==> flow/design.v <==
module pg_0 (
    input logic a,
    input logic b,
    output logic p,
    output logic g
);
assign p = a ^ b;
assign g = a & b;
endmodule
module pg_1plus (
    input logic pi_cur,
    input logic gi_cur,
    input logic pi_prev,
    input logic gi_prev,
    output logic pout,
    output logic gout
);
assign pout = pi_cur & pi_prev;
assign gout = gi_cur | (pi_cur & gi_prev);
endmodule
module ks_add #(
    parameter N = 64
)
(
    input  logic         clk,
    input  logic         rstn_,
    input  logic         en,
    input  logic [N-1:0] a,
    input  logic [N-1:0] b,
    output logic [N-1:0] out
);
    localparam int stages = $clog2(N) + 1;
    function automatic integer log2_arr(input integer x);
        integer k;
        begin
            log2_arr = 0;
            for (k = 1; k < 31; k = k + 1)
                if (x >= (1 << k)) log2_arr = k;
        end
    endfunction
    genvar i;
    generate
        for (i = 0; i < stages; i++) begin : gen_pg
            logic [(N-(2**(i-1)))-1:0] g_reg_array;
            logic [(N-(2**(i-1)))-1:0] p_reg_array;
            logic [(N-(2**(i-1)))-1:0] p_out_array;
            logic [(N-(2**(i-1)))-1:0] g_out_array;
        end
    endgenerate
    genvar j;
    generate
        for (j = 0; j < stages; j++) begin : reg_assign
            always_ff @( posedge clk ) begin
                if ( !rstn_ ) begin
                    gen_pg[j].g_reg_array <= 0;
                    gen_pg[j].p_reg_array <= 0;
                end
                else if ( en ) begin
                    gen_pg[j].g_reg_array <= gen_pg[j].g_out_array;
                    gen_pg[j].p_reg_array <= gen_pg[j].p_out_array;
                end
                else begin
                    gen_pg[j].g_reg_array <= gen_pg[j].g_reg_array;
                    gen_pg[j].p_reg_array <= gen_pg[j].p_reg_array;
                end
            end
        end
    endgenerate
    genvar step;
    generate 
        for (i = 0; i < N; i++) begin
            pg_0 step0(a[i], b[i], gen_pg[0].p_out_array[i], gen_pg[0].g_out_array[i]);
        end
        for (step = 1; step <= stages; step++) begin
            for (i = 0; i < N-2**(step-1); i++) begin 
                if (step == 1) begin
                    pg_1plus stepn(gen_pg[0].p_reg_array[i+1],  
                                 gen_pg[0].g_reg_array[i+1], 
                                 gen_pg[0].p_reg_array[i], 
                                 gen_pg[0].g_reg_array[i], 
                                 gen_pg[step].p_out_array[i], 
                                 gen_pg[step].g_out_array[i]);
                end
                if (step > 1) begin
                    if (i==0) begin
                        pg_1plus stepn(gen_pg[step-1].p_reg_array[i+2**(step-2)],  
                                 gen_pg[step-1].g_reg_array[i+2**(step-2)], 
                                 gen_pg[0].p_reg_array[0], 
                                 gen_pg[0].g_reg_array[0], 
                                 gen_pg[step].p_out_array[0], 
                                 gen_pg[step].g_out_array[0]);
                    end
                    else if (i < 2**(step-2)) begin 
                        pg_1plus stepn(gen_pg[step-1].p_reg_array[i+2**(step-2)],                                         
                                 gen_pg[step-1].g_reg_array[i+2**(step-2)],                                            
                                 gen_pg[log2_arr(i)+1].p_reg_array[i-2**(log2_arr(i))], 
                                 gen_pg[log2_arr(i)+1].g_reg_array[i-2**(log2_arr(i))],
                                 gen_pg[step].p_out_array[i], 
                                 gen_pg[step].g_out_array[i]);
                    end
                    else begin  
                        pg_1plus stepn(gen_pg[step-1].p_reg_array[i+2**(step-2)],  
                                 gen_pg[step-1].g_reg_array[i+2**(step-2)], 
                                 gen_pg[step-1].p_reg_array[i-2**(step-2)], 
                                 gen_pg[step-1].g_reg_array[i-2**(step-2)], 
                                 gen_pg[step].p_out_array[i], 
                                 gen_pg[step].g_out_array[i]);
                    end
                end
            end
        end
    endgenerate
    generate
        for (i = 0; i < N; i++) begin
            if ( i==0 ) begin
                assign out[0] = gen_pg[0].p_reg_array[0];
            end
            else if ( i==1 ) begin
                assign out[1] = gen_pg[0].p_reg_array[1] ^ gen_pg[0].g_reg_array[0];
            end
            else if (i <= N/2) begin  
                assign out[i] = (gen_pg[0].p_reg_array[i]) ^ (gen_pg[log2_arr(i-1)+1].g_reg_array[(i-1)-2**log2_arr(i-1)]); 
            end
            else begin
                assign out[i] = gen_pg[0].p_reg_array[i] ^ gen_pg[stages-1].g_reg_array[(i-1)-(N/2)]; 
            end
        end
    endgenerate
endmodule
* Tool chain data of ks_add
The steps from the RTL of ks_add to its reports follow in flow order.
Lines are those of the file above, counted from 1.
Library cell names are shortened.
The mark n/a stands for no value.
- Top :: ks_add
- Clock :: clk
- Library :: sky130hd
- Corner :: tt_025C_1v80

* Word-level counts
Yosys after proc, flatten, opt, wreduce and memory -nomap, before mapping. Enables and synchronous resets that opt folds into registers are not counted as muxes. Memory bits, and registers merged into a memory's read port (data or address), are not among the register bits. Print and check cells are not counted. Equal cells are merged and count once.
- Bitwise logic cells :: 1120
** Operator list (number)
- AND 1 bit :: 673
- OR 1 bit :: 320
- XOR 1 bit :: 127
- Output and inout bits :: 64
- Elaborated cells :: 1133
- Input bits :: 131
- Register bits after elaboration :: 737

* Longest topological paths
Depth = most cells in a row (Yosys ltp): at word level without a register or memory, in the mapped netlist without a sequential cell, where the memories' decode and read muxes count.
- Word-level depth :: 2
- ABC_AREA :: 0
- Gate-level depth with buffers :: 6
- Mapped depth without buffers :: 3

* After synthesis
The flow's flattened synthesis, as Yosys stat reports it; memories are mapped. The netlist is that of the ABC_AREA named above (0 if unset); the other value can give another one.
** Cells by type
- dfxtp_1 :: number 695, total area 1.39E+04 um^2
- a21oi_1 :: number 630, total area 3.15E+03 um^2
- a21boi_1 :: number 237, total area 1.78E+03 um^2
- nand2b_1 :: number 253, total area 1.58E+03 um^2
- o21ai_0 :: number 316, total area 1.58E+03 um^2
- nand3_1 :: number 253, total area 1.27E+03 um^2
- mux2i_1 :: number 126, total area 1261.21 um^2
- ha_1 :: number 64, total area 800.768 um^2
- nor2b_1 :: number 126, total area 788.256 um^2
- xor2_1 :: number 62, total area 543.021 um^2
- buf_6 :: number 33, total area 371.606 um^2
- clkbuf_1 :: number 95, total area 356.592 um^2
- buf_4 :: number 40, total area 300.288 um^2
- buf_2 :: number 51, total area 255.245 um^2
- a21boi_0 :: number 16, total area 120.115 um^2
- xnor2_1 :: number 1, total area 8.758 um^2
- nor2_1 :: number 1, total area 3.754 um^2
- Mapped area :: 28085.7 um^2
- Flip-flop cells :: 695
- Area of sequential cells :: 13913.3 um^2
- Standard cells after synthesis :: 2999
- Buffer cells :: 219
The figures by module come from a second, unflattened synthesis with its own total; it is not the netlist above.
- Cell total of the unflattened synthesis :: 3095
- Area total of the unflattened synthesis :: 32986.6 um^2
Each row is one instance without its submodules.
** By module
- ks_add :: sequential area 14513.9 um^2, times used 1, area 27850.5 um^2, cells 2401
- pg_1plus :: sequential area 0.0 um^2, times used 315, area 13.8 um^2, cells 2
- pg_0 :: sequential area 0.0 um^2, times used 64, area 12.5 um^2, cells 1

* Worst setup path after synthesis
Source: OpenSTA report_checks on the synthesized netlist (no wires, ideal clock, input and output delay 20% of the period each), path of least setup slack; recovery checks are left aside. Register names are those of the netlist, which keeps one name where synthesis merged equal registers.
- Kind :: in2reg
- From :: input port en
- To :: register (name not given)
- Data required time :: 1.884 ns
- Buffers on the path :: 4
- Setup slack :: 0.714 ns
- Launch time at the first pin :: 0.400 ns
- Clock period :: 2.0 ns
- Input delay :: 0.400 ns
- Path delay :: 0.886 ns
- Setup time :: 0.116 ns
- Arrival time :: 1.170 ns
- Stages on the path :: 6
- Period reached after synthesis :: 1.286 ns
"path delay" is the arrival time less input delay plus setup time.
"stages on the path" counts driving pins, that of a launching flip-flop among them; a cell with two outputs on the path counts twice.
"period reached after synthesis" = period - worst setup slack (recovery checks aside). The figure is calculated, with input and output delays left at 20% of the set period.
- Cells stage by stage :: buf_2 > buf_6 > buf_6 > buf_6 > mux2i_1 > nor2b_1
** RTL lines, path post-synthesis
- from (decl) :: RTL line 27 : input  logic         en,
Chain of elaborated cells between the ends: none given.

* Worst path after layout
From the final timing report of run A: the path of least setup slack in the routed layout; clock arrival at registers is part of the times.
- Kind :: reg2out
- From :: register (name not given)
- To :: output port out[41]
- Clock period :: 1.93 ns
- Launch time at the first pin :: 0.62 ns
- Data required time :: 1.54 ns
- Arrival time :: 1.50 ns
- Stages on the path :: 3
- Buffers on the path :: 1
- Output delay :: 0.39 ns
- Setup slack :: 0.05 ns
Between the ends stands the longest chain of elaborated cells between them, by number of cells; it is not shown to be the way that was timed. Of several equally long chains one is given.
A line is the first line of the expression or statement that the cell stems from. Yosys adds cells for indexed reads and writes and turns some case tables into memories.
- Cells stage by stage :: dfxtp_2 > xor2_1 > dlygate4sd2_1
- Length of the longest elaborated chain :: 1
- Elaborated cells on any way between the ends :: 1
- Source lines of those cells :: 1
- Classes of those cells :: logic: 1
** RTL lines, path post-layout
- XOR 1 bit :: RTL line 125 : assign out[i] = gen_pg[0].p_reg_array[i] ^ gen_pg[stages-1].g_reg_array[(i-1)-(N/2)];
- to (decl) :: RTL line 30 : output logic [N-1:0] out

Appendix: measured runs

Record of 6 stored runs of the RTL-to-layout flow on ks_add, platform sky130hd. The runs are unordered. Constraints: input delay and output delay 20% of the set period each, output load 0.01 pF.
"clock period reached" is the run's clock period less its worst setup slack. It is reckoned from that one timing run; input and output delays stay at 20% of the period that was set.
"total power of the final layout" rests on the timing tool's default activity at the inputs, not on a simulated workload.

** Run A
- Settings :: period_ns=1.93; CAP_MARGIN=20; CORE_MARGIN=2; CORE_UTILIZATION=40; SLEW_MARGIN=20
- Standard-cell area after layout :: 33818.7 um^2
- Mapped cell area after synthesis :: 28085.7 um^2
- Clock period reached :: 1.882 ns
- Total power of the final layout :: 32800 uW
- Die footprint :: 72350.2 um^2
- Sum of negative setup slack :: 0.000 ns
- Smallest setup slack :: 0.048 ns

** Run B
- Settings :: CAP_MARGIN=20; CELL_PAD_IN_SITES_DETAIL_PLACEMENT=1; CTS_CLUSTER_SIZE=20; MIN_ROUTING_LAYER=met2; PLACE_DENSITY=0.67; period_ns=2.0; CORE_MARGIN=2; CORE_UTILIZATION=40; SLEW_MARGIN=20
- Total power of the final layout :: 33240 uW
- Smallest setup slack :: -0.046 ns
- Mapped cell area after synthesis :: 28085.7 um^2
- Standard-cell area after layout :: 34057.7 um^2
- Die footprint :: 72350.2 um^2
- Sum of negative setup slack :: -0.046 ns
- Clock period reached :: 2.046 ns

** Run C
- Settings :: CELL_PAD_IN_SITES_DETAIL_PLACEMENT=0; CORE_UTILIZATION=33; MIN_ROUTING_LAYER=met2; PLACE_DENSITY_LB_ADDON=0.2; SETUP_SLACK_MARGIN=0.24; SLEW_MARGIN=0; period_ns=1.51; CAP_MARGIN=20; CORE_MARGIN=2
- Total power of the final layout :: 43541 uW
- Smallest setup slack :: -0.227 ns
- Mapped cell area after synthesis :: 28085.7 um^2
- Sum of negative setup slack :: -6.090 ns
- Clock period reached :: 1.737 ns
- Standard-cell area after layout :: 35235.0 um^2
- Die footprint :: 87456.2 um^2

** Run D
- Settings :: CELL_PAD_IN_SITES_DETAIL_PLACEMENT=1; CORE_ASPECT_RATIO=1.48; CORE_MARGIN=9; CORE_UTILIZATION=51; GPL_ROUTABILITY_DRIVEN=0; GPL_TIMING_DRIVEN=1; PLACE_DENSITY_LB_ADDON=0.2; period_ns=2.26; CAP_MARGIN=20; SLEW_MARGIN=20
- Mapped cell area after synthesis :: 28085.7 um^2
- Smallest setup slack :: 0.041 ns
- Sum of negative setup slack :: 0.000 ns
- Total power of the final layout :: 27337 uW
- Die footprint :: 64004.5 um^2
- Clock period reached :: 2.219 ns
- Standard-cell area after layout :: 32950.4 um^2

** Run E
- Settings :: ABC_AREA=1; CAP_MARGIN=30; CORE_ASPECT_RATIO=0.91; CORE_UTILIZATION=36; CTS_CLUSTER_DIAMETER=304; GPL_ROUTABILITY_DRIVEN=1; GPL_TIMING_DRIVEN=0; MAX_ROUTING_LAYER=met4; PLACE_DENSITY_LB_ADDON=0.05; TNS_END_PERCENT=80; period_ns=2.0; CORE_MARGIN=2; SLEW_MARGIN=20
- Die footprint :: 81653.7 um^2
- Smallest setup slack :: -0.068 ns
- Mapped cell area after synthesis :: 28577.4 um^2
- Total power of the final layout :: 33215 uW
- Standard-cell area after layout :: 34918.5 um^2
- Clock period reached :: 2.068 ns
- Sum of negative setup slack :: -0.338 ns

** Run F
- Settings :: ABC_AREA=1; CAP_MARGIN=10; CORE_ASPECT_RATIO=0.76; CORE_UTILIZATION=36; GPL_ROUTABILITY_DRIVEN=1; GPL_TIMING_DRIVEN=0; MAX_ROUTING_LAYER=met4; PLACE_DENSITY_LB_ADDON=0.04; period_ns=2.0; CORE_MARGIN=2; SLEW_MARGIN=20
- Sum of negative setup slack :: -0.007 ns
- Total power of the final layout :: 33098 uW
- Standard-cell area after layout :: 34901.0 um^2
- Smallest setup slack :: -0.007 ns
- Mapped cell area after synthesis :: 28577.4 um^2
- Clock period reached :: 2.007 ns
- Die footprint :: 81671.9 um^2
